==> flow/design.v <==
module softmax_4 (
    input wire clk,
    input wire reset,
    input wire start,
    input wire [15:0] in0, in1, in2, in3,     
    output reg [7:0] out0, out1, out2, out3, 
    output reg done
);
    parameter IDLE = 2'd0, EXP = 2'd1, DIVIDE = 2'd2, DONE = 2'd3;
    reg [1:0] state;
    reg [15:0] exp0, exp1, exp2, exp3;
    wire [17:0] sum_exp;
    reg [7:0] result0, result1, result2, result3;
    always @(posedge clk or posedge reset) begin
        if (reset)
            state <= IDLE;
        else begin
            case (state)
                IDLE:    state <= (start) ? EXP : IDLE;
                EXP:     state <= DIVIDE;
                DIVIDE:  state <= DONE;
                DONE:    state <= IDLE;
                default: state <= IDLE;
            endcase
        end
    end
    wire [31:0] x_sq0, x_sq1, x_sq2, x_sq3;
    assign x_sq0 = in0 * in0;
    assign x_sq1 = in1 * in1;
    assign x_sq2 = in2 * in2;
    assign x_sq3 = in3 * in3;
    assign sum_exp = exp0 + exp1 + exp2 + exp3;
    always @(posedge clk) begin
        if (reset) begin
            exp0 <= 0; exp1 <= 0; exp2 <= 0; exp3 <= 0;
            done <= 0;
        end else begin
            case (state)
                EXP: begin
                    exp0 <= 16'd256 + in0 + (x_sq0 >> 9);
                    exp1 <= 16'd256 + in1 + (x_sq1 >> 9);
                    exp2 <= 16'd256 + in2 + (x_sq2 >> 9);
                    exp3 <= 16'd256 + in3 + (x_sq3 >> 9);
                end
                DIVIDE: begin
                    if (sum_exp != 0) begin
                        result0 <= ({8'd0, exp0} * 24'd255) / sum_exp;
                        result1 <= ({8'd0, exp1} * 24'd255) / sum_exp;
                        result2 <= ({8'd0, exp2} * 24'd255) / sum_exp;
                        result3 <= ({8'd0, exp3} * 24'd255) / sum_exp;
                    end else begin
                        result0 <= 0;
                        result1 <= 0;
                        result2 <= 0;
                        result3 <= 0;
                    end
                end
                DONE: begin
                    out0 <= result0;
                    out1 <= result1;
                    out2 <= result2;
                    out3 <= result3;
                    done <= 1;
                end
                default: begin
                    done <= 0;
                end
            endcase
        end
    end
endmodule
* Tool chain data of softmax_4
Each step is given for the RTL above and for the edited RTL. "before" refers to lines of the RTL above, "after" to lines of the edited file. "change" is "after" less "before", of the values as shown; "relative change" is that difference over "before", in percent. The mark - stands for no value.
Design: design top softmax_4, clock port clk, cell library sky130hd, corner tt_025C_1v80

* The edit
Unified diff, file above to edited file. This change comes from a script, not from a designer. The edited design behaves differently; no optimisation was intended.
begin of diff
@@ -12,8 +12,6 @@
     wire [17:0] sum_exp;
     reg [7:0] result0, result1, result2, result3;
-    always @(posedge clk or posedge reset) begin
-        if (reset)
-            state <= IDLE;
-        else begin
+    always @(posedge clk) begin
+        begin
             case (state)
                 IDLE:    state <= (start) ? EXP : IDLE;
end of diff

* After elaboration
Yosys after proc, flatten, opt, wreduce and memory -nomap, before mapping. Memory bits, and registers merged into a memory's read port (data or address), are not among the register bits. Print and check cells are not counted. Equal cells are merged and count once.
Word-level totals:
- bits in registers | before 131, after 131, change 0, relative change 0.00%
- input bits | before 67, after 67, change 0, relative change 0.00%
- elaborated cells | before 49, after 49, change 0, relative change 0.00%
Cells by class:
- add/sub/neg operators | before 11, after 11, change 0, relative change 0.00%
- multipliers | before 8, after 8, change 0, relative change 0.00%
- divide/modulo/power cells | before 4, after 4, change 0, relative change 0.00%
- equality and inequality tests | before 3, after 3, change 0, relative change 0.00%
- muxes and demuxes | before 3, after 3, change 0, relative change 0.00%
- bitwise operators | before 1, after 1, change 0, relative change 0.00%
- reduce/logical cells | before 5, after 5, change 0, relative change 0.00%
Unchanged operator kinds not shown: 18.

* Longest topological paths
Yosys ltp: most cells in a row. Word level: on the elaborated netlist, between registers, memories and ports. Mapped: between sequential cells and ports; inverters and the memories' decode and read muxes count.
Depth:
- word-level depth | before 4, after 4, change 0, relative change 0.00%
- ABC_AREA | before 0, after 0
- depth in mapped cells | before 308, after 306, change -2, relative change -0.65%

* After synthesis
Yosys stat after the flow's synthesis: flattened, memories mapped to cells. It holds for the ABC_AREA given above (unset counts as 0); a run with the other value may have another netlist.
Synthesis totals:
- standard cells after synthesis | before 12311, after 12604, change +293, relative change +2.38%
- cell area after synthesis (µm²) | before 98509.5, after 100027.2, change +1517.7, relative change +1.54%
- area of sequential cells (µm²) | before 3324.4, after 3263.1, change -61.3, relative change -1.84%
- mapped flip-flops | before 133, after 131, change -2, relative change -1.50%
- buffer cells | before 281, after 304, change +23, relative change +8.19%
Cell types:
- sky130_fd_sc_hd__o21a_1 | before 517, after 389, change -128, relative change -24.76%
- sky130_fd_sc_hd__nand3_1 | before 165, after 225, change +60, relative change +36.36%
- sky130_fd_sc_hd__xor2_1 | before 218, after 274, change +56, relative change +25.69%
- sky130_fd_sc_hd__nor3_1 | before 566, after 515, change -51, relative change -9.01%
- sky130_fd_sc_hd__nand2_1 | before 838, after 885, change +47, relative change +5.61%
- sky130_fd_sc_hd__a21oi_1 | before 632, after 676, change +44, relative change +6.96%
- sky130_fd_sc_hd__and3_1 | before 62, after 96, change +34, relative change +54.84%
- sky130_fd_sc_hd__xnor2_1 | before 451, after 482, change +31, relative change +6.87%
- sky130_fd_sc_hd__or2_2 | before 84, after 115, change +31, relative change +36.90%
- sky130_fd_sc_hd__nor2_1 | before 1117, after 1146, change +29, relative change +2.60%
- sky130_fd_sc_hd__a211oi_1 | before 66, after 93, change +27, relative change +40.91%
- sky130_fd_sc_hd__mux2_2 | before 346, after 321, change -25, relative change -7.23%
- sky130_fd_sc_hd__o211ai_1 | before 58, after 81, change +23, relative change +39.66%
- sky130_fd_sc_hd__inv_1 | before 1480, after 1502, change +22, relative change +1.49%
- sky130_fd_sc_hd__nor2b_1 | before 136, after 157, change +21, relative change +15.44%
- sky130_fd_sc_hd__or3_1 | before 107, after 128, change +21, relative change +19.63%
- sky130_fd_sc_hd__o21ai_0 | before 480, after 462, change -18, relative change -3.75%
- sky130_fd_sc_hd__o21bai_1 | before 74, after 88, change +14, relative change +18.92%
Unchanged cell types not shown: 16. Not every row of either side is listed.

* Path before layout
OpenSTA on the mapped netlist: ideal clock, no wires. The path of least setup slack (recovery checks aside). Input and output delay are each 20% of the period. Register names are those of the netlist, which keeps one name where synthesis merged equal registers.
Timing post-synthesis:
- path type | before register -> register, after register -> register
- start | before reg exp1[2], after reg exp1[1]
- end | before reg result3[0], after reg result3[0]
- period (ns) | before 60.0, after 60.0, change 0.0, relative change 0.00%
- setup time (ns) | before 0.292, after 0.270, change -0.022
- time at the first pin (ns) | before 0.000, after 0.000, change 0.000
- arrival (ns) | before 62.043, after 62.935, change +0.892, relative change +1.44%
- path slack (ns) | before -2.334, after -3.205, change -0.871
- path delay (ns) | before 62.335, after 63.205, change +0.870, relative change +1.40%
- stages on the path | before 284, after 283, change -1, relative change -0.35%
- path buffers | before 24, after 28, change +4, relative change +16.67%
- synthesis period reached (ns) | before 62.334, after 63.205, change +0.871, relative change +1.40%
"path delay" = arrival - input delay + setup time. "stages on the path": output pins that drive a net of the path, with the launching flip-flop's if there is one; two outputs of one cell count as two. "synthesis period reached" = period - worst setup slack (recovery checks aside). The figure is calculated, with input and output delays left at 20% of the set period. Between the ends stands the longest chain of elaborated cells between them, by number of cells; it is not shown to be the way that was timed. Of several equally long chains one is given. A line is the first line of the expression or statement that the cell stems from. Yosys adds cells for indexed reads and writes and turns some case tables into memories.
Between the ends, post-synthesis, before: cells stage by stage sky130_fd_sc_hd__dfxtp_1 sky130_fd_sc_hd__fa_1 sky130_fd_sc_hd__fa_1 sky130_fd_sc_hd__ha_1 sky130_fd_sc_hd__a21o_1 sky130_fd_sc_hd__a21oi_1 sky130_fd_sc_hd__xnor2_1 sky130_fd_sc_hd__o211ai_4 sky130_fd_sc_hd__or4_4 sky130_fd_sc_hd__nor4_4 sky130_fd_sc_hd__nand2_2 sky130_fd_sc_hd__nor2_1 sky130_fd_sc_hd__a21oi_1 sky130_fd_sc_hd__ha_1 sky130_fd_sc_hd__o21a_1 sky130_fd_sc_hd__nor2_1 sky130_fd_sc_hd__o31ai_1 sky130_fd_sc_hd__o31ai_2 [248 not listed] sky130_fd_sc_hd__nor2_8 sky130_fd_sc_hd__buf_6 sky130_fd_sc_hd__mux2_1 sky130_fd_sc_hd__ha_1 sky130_fd_sc_hd__nor2b_1 sky130_fd_sc_hd__o21ai_0 sky130_fd_sc_hd__nand2b_1 sky130_fd_sc_hd__a21oi_1 sky130_fd_sc_hd__nor2b_1 sky130_fd_sc_hd__o21ai_0 sky130_fd_sc_hd__nand2b_1 sky130_fd_sc_hd__a21oi_1 sky130_fd_sc_hd__o31ai_1 sky130_fd_sc_hd__a21o_1 sky130_fd_sc_hd__a21oi_1 sky130_fd_sc_hd__o311ai_0 sky130_fd_sc_hd__a21oi_1 sky130_fd_sc_hd__a21oi_1, length of the longest elaborated chain 4
Ends and longest elaborated chain, post-synthesis, before:
- start, declared | line 11 | reg [15:0] exp0, exp1, exp2, exp3;
- start, assigned | line 35 | exp0 <= 0; exp1 <= 0; exp2 <= 0; exp3 <= 0;
- start, assigned | line 41 | exp1 <= 16'd256 + in1 + (x_sq1 >> 9);
- 16-bit by 16-bit adder with 17-bit output | line 32 | assign sum_exp = exp0 + exp1 + exp2 + exp3;
- 17-bit by 16-bit adder with 18-bit output | line 32
- 18-bit by 16-bit adder with 18-bit output | line 32
- 24-bit by 18-bit divider with 24-bit output | line 50 | result3 <= ({8'd0, exp3} * 24'd255) / sum_exp;
- end, assigned | line 50
- end, assigned | line 55 | result3 <= 0;
- end, declared | line 13 | reg [7:0] result0, result1, result2, result3;
Between the ends, post-synthesis, after: cells stage by stage sky130_fd_sc_hd__dfxtp_1 sky130_fd_sc_hd__fa_1 sky130_fd_sc_hd__fa_1 sky130_fd_sc_hd__ha_1 sky130_fd_sc_hd__fa_1 sky130_fd_sc_hd__xnor2_1 sky130_fd_sc_hd__and2_0 sky130_fd_sc_hd__clkbuf_1 sky130_fd_sc_hd__nand4_1 sky130_fd_sc_hd__or2_2 sky130_fd_sc_hd__nor2_1 sky130_fd_sc_hd__a21oi_1 sky130_fd_sc_hd__ha_1 sky130_fd_sc_hd__o21a_1 sky130_fd_sc_hd__nor2_1 sky130_fd_sc_hd__nor2_1 sky130_fd_sc_hd__nand2_1 sky130_fd_sc_hd__mux2_2 [247 not listed] sky130_fd_sc_hd__buf_4 sky130_fd_sc_hd__mux2_2 sky130_fd_sc_hd__ha_1 sky130_fd_sc_hd__a21oi_1 sky130_fd_sc_hd__nor2b_1 sky130_fd_sc_hd__o21ai_0 sky130_fd_sc_hd__nand2b_1 sky130_fd_sc_hd__a21oi_1 sky130_fd_sc_hd__nor2b_1 sky130_fd_sc_hd__o21ai_0 sky130_fd_sc_hd__nand2b_1 sky130_fd_sc_hd__a21oi_1 sky130_fd_sc_hd__o31ai_1 sky130_fd_sc_hd__a21o_1 sky130_fd_sc_hd__a21oi_1 sky130_fd_sc_hd__o21ai_0 sky130_fd_sc_hd__a21oi_1 sky130_fd_sc_hd__a31oi_1, length of the longest elaborated chain 4
Ends and longest elaborated chain, post-synthesis, after:
- start, declared | line 11 | reg [15:0] exp0, exp1, exp2, exp3;
- start, assigned | line 33 | exp0 <= 0; exp1 <= 0; exp2 <= 0; exp3 <= 0;
- start, assigned | line 39 | exp1 <= 16'd256 + in1 + (x_sq1 >> 9);
- 16-bit by 16-bit adder with 17-bit output | line 30 | assign sum_exp = exp0 + exp1 + exp2 + exp3;
- 17-bit by 16-bit adder with 18-bit output | line 30
- 18-bit by 16-bit adder with 18-bit output | line 30
- 24-bit by 18-bit divider with 24-bit output | line 48 | result3 <= ({8'd0, exp3} * 24'd255) / sum_exp;
- end, assigned | line 48
- end, assigned | line 53 | result3 <= 0;
- end, declared | line 13 | reg [7:0] result0, result1, result2, result3;

* Worst path after layout
Path of least setup slack in the final report of the runs of pair A (OpenROAD, finished layout, wires in). Where an end is a register, its clock arrival counts in the times.
Timing after layout:
- path type | before register -> register, after register -> register
- start | before reg exp3[1], after reg exp3[5]
- end | before reg result3[0], after reg result3[0]
- period (ns) | before 60.0, after 60.0, change 0.0, relative change 0.00%
- setup time (ns) | before 0.28, after 0.27, change -0.01
- time at the first pin (ns) | before 0.56, after 0.53, change -0.03, relative change -5.36%
- arrival (ns) | before 57.10, after 57.19, change +0.09, relative change +0.16%
- path slack (ns) | before 3.18, after 3.09, change -0.09
- stages on the path | before 278, after 282, change +4, relative change +1.44%
- path buffers | before 14, after 24, change +10, relative change +71.43%
Between the ends stands the longest chain of elaborated cells between them, by number of cells; it is not shown to be the way that was timed. Of several equally long chains one is given.
Between the ends, after layout, before: cells stage by stage sky130_fd_sc_hd__dfxtp_1 sky130_fd_sc_hd__buf_4 sky130_fd_sc_hd__fa_1 sky130_fd_sc_hd__inv_1 sky130_fd_sc_hd__fa_1 sky130_fd_sc_hd__inv_1 sky130_fd_sc_hd__fa_1 sky130_fd_sc_hd__inv_1 sky130_fd_sc_hd__fa_1 sky130_fd_sc_hd__inv_1 sky130_fd_sc_hd__ha_2 sky130_fd_sc_hd__o21a_1 sky130_fd_sc_hd__nor2_4 sky130_fd_sc_hd__nor4_4 sky130_fd_sc_hd__a2111oi_2 sky130_fd_sc_hd__buf_4 sky130_fd_sc_hd__o31ai_2 sky130_fd_sc_hd__xnor2_1 [242 not listed] sky130_fd_sc_hd__nor2_8 sky130_fd_sc_hd__mux2_2 sky130_fd_sc_hd__ha_1 sky130_fd_sc_hd__a21oi_1 sky130_fd_sc_hd__nor2b_1 sky130_fd_sc_hd__o21ai_0 sky130_fd_sc_hd__nand2b_1 sky130_fd_sc_hd__a21oi_1 sky130_fd_sc_hd__nor2b_1 sky130_fd_sc_hd__o21ai_0 sky130_fd_sc_hd__nand2b_1 sky130_fd_sc_hd__a21oi_1 sky130_fd_sc_hd__o31ai_1 sky130_fd_sc_hd__a21o_1 sky130_fd_sc_hd__a21oi_1 sky130_fd_sc_hd__o311ai_0 sky130_fd_sc_hd__a21oi_1 sky130_fd_sc_hd__a21oi_1, length of the longest elaborated chain 2
Ends and longest elaborated chain, after layout, before:
- start, declared | line 11 | reg [15:0] exp0, exp1, exp2, exp3;
- start, assigned | line 35 | exp0 <= 0; exp1 <= 0; exp2 <= 0; exp3 <= 0;
- start, assigned | line 43 | exp3 <= 16'd256 + in3 + (x_sq3 >> 9);
- 16-bit by 8-bit multiplier with 24-bit output | line 50 | result3 <= ({8'd0, exp3} * 24'd255) / sum_exp;
- 24-bit by 18-bit divider with 24-bit output | line 50
- end, assigned | line 50
- end, assigned | line 55 | result3 <= 0;
- end, declared | line 13 | reg [7:0] result0, result1, result2, result3;
Between the ends, after layout, after: cells stage by stage sky130_fd_sc_hd__dfxtp_4 sky130_fd_sc_hd__clkinvlp_4 sky130_fd_sc_hd__buf_4 sky130_fd_sc_hd__fa_1 sky130_fd_sc_hd__inv_1 sky130_fd_sc_hd__fa_1 sky130_fd_sc_hd__fa_1 sky130_fd_sc_hd__inv_1 sky130_fd_sc_hd__fa_1 sky130_fd_sc_hd__inv_1 sky130_fd_sc_hd__ha_1 sky130_fd_sc_hd__nand3_1 sky130_fd_sc_hd__o2111ai_2 sky130_fd_sc_hd__o31ai_2 sky130_fd_sc_hd__buf_4 sky130_fd_sc_hd__a211oi_1 sky130_fd_sc_hd__o41ai_1 sky130_fd_sc_hd__xnor2_1 [246 not listed] sky130_fd_sc_hd__buf_12 sky130_fd_sc_hd__mux2_2 sky130_fd_sc_hd__ha_1 sky130_fd_sc_hd__a21oi_1 sky130_fd_sc_hd__nor2b_1 sky130_fd_sc_hd__o21ai_0 sky130_fd_sc_hd__nand2b_1 sky130_fd_sc_hd__a21oi_1 sky130_fd_sc_hd__nor2b_1 sky130_fd_sc_hd__o21ai_0 sky130_fd_sc_hd__nand2b_1 sky130_fd_sc_hd__a21oi_1 sky130_fd_sc_hd__o31ai_1 sky130_fd_sc_hd__a21o_1 sky130_fd_sc_hd__a21oi_1 sky130_fd_sc_hd__o21ai_0 sky130_fd_sc_hd__a21oi_1 sky130_fd_sc_hd__a31oi_1, length of the longest elaborated chain 2
Ends and longest elaborated chain, after layout, after:
- start, declared | line 11 | reg [15:0] exp0, exp1, exp2, exp3;
- start, assigned | line 33 | exp0 <= 0; exp1 <= 0; exp2 <= 0; exp3 <= 0;
- start, assigned | line 41 | exp3 <= 16'd256 + in3 + (x_sq3 >> 9);
- 16-bit by 8-bit multiplier with 24-bit output | line 48 | result3 <= ({8'd0, exp3} * 24'd255) / sum_exp;
- 24-bit by 18-bit divider with 24-bit output | line 48
- end, assigned | line 48
- end, assigned | line 53 | result3 <= 0;
- end, declared | line 13 | reg [7:0] result0, result1, result2, result3;

* Measured runs
Runs of the flow (Yosys, OpenROAD) on both versions; the two runs of a pair have the same settings. The constraints put input and output delay at 20% of the set period each and load the outputs with 0.01 pF.
Flow settings, pair A: CORE_UTILIZATION 40, period_ns 60.0, CAP_MARGIN 20, CORE_MARGIN 2, SLEW_MARGIN 20
Measured results, pair A:
- area of the synthesized netlist (µm²) | before 98509.5, after 100027.2, change +1517.7, relative change +1.54%
- full die area (µm²) | before 250260.0, after 254082.0, change +3822.0, relative change +1.53%
- standard-cell area after layout (µm²) | before 108468.0, after 111103.0, change +2635.0, relative change +2.43%
- post-layout utilization (%) | before 44.2, after 44.7, change +0.5
- setup slack of the worst path (ns) | before 3.183, after 3.087, change -0.096
- sum of negative setup slack (ns) | before 0.000, after 0.000, change 0.000
- lowest hold slack (ns) | before 0.412, after 0.400, change -0.012
- clock period achieved (ns) | before 56.817, after 56.913, change +0.096, relative change +0.17%
Flow settings, pair B: CAP_MARGIN 25, CELL_PAD_IN_SITES_GLOBAL_PLACEMENT 1, CORE_ASPECT_RATIO 1.8, CORE_MARGIN 8, CORE_UTILIZATION 28, GPL_TIMING_DRIVEN 1, MAX_ROUTING_LAYER met4, MIN_ROUTING_LAYER met2, PLACE_DENSITY_LB_ADDON 0.24, SLEW_MARGIN 5, period_ns 73.5
Measured results, pair B:
- area of the synthesized netlist (µm²) | before 98509.5, after 100027.2, change +1517.7, relative change +1.54%
- full die area (µm²) | before 371883.0, after 377452.0, change +5569.0, relative change +1.50%
- standard-cell area after layout (µm²) | before 106999.0, after 109136.0, change +2137.0, relative change +2.00%
- post-layout utilization (%) | before 30.5, after 30.7, change +0.2
- setup slack of the worst path (ns) | before 5.174, after 4.668, change -0.506
- sum of negative setup slack (ns) | before 0.000, after 0.000, change 0.000
- lowest hold slack (ns) | before 0.413, after 0.414, change +0.001
- clock period achieved (ns) | before 68.326, after 68.832, change +0.506, relative change +0.74%
"clock period achieved" means the clock period less the worst setup slack. The figure is calculated, with input and output delays left at 20% of the set period.
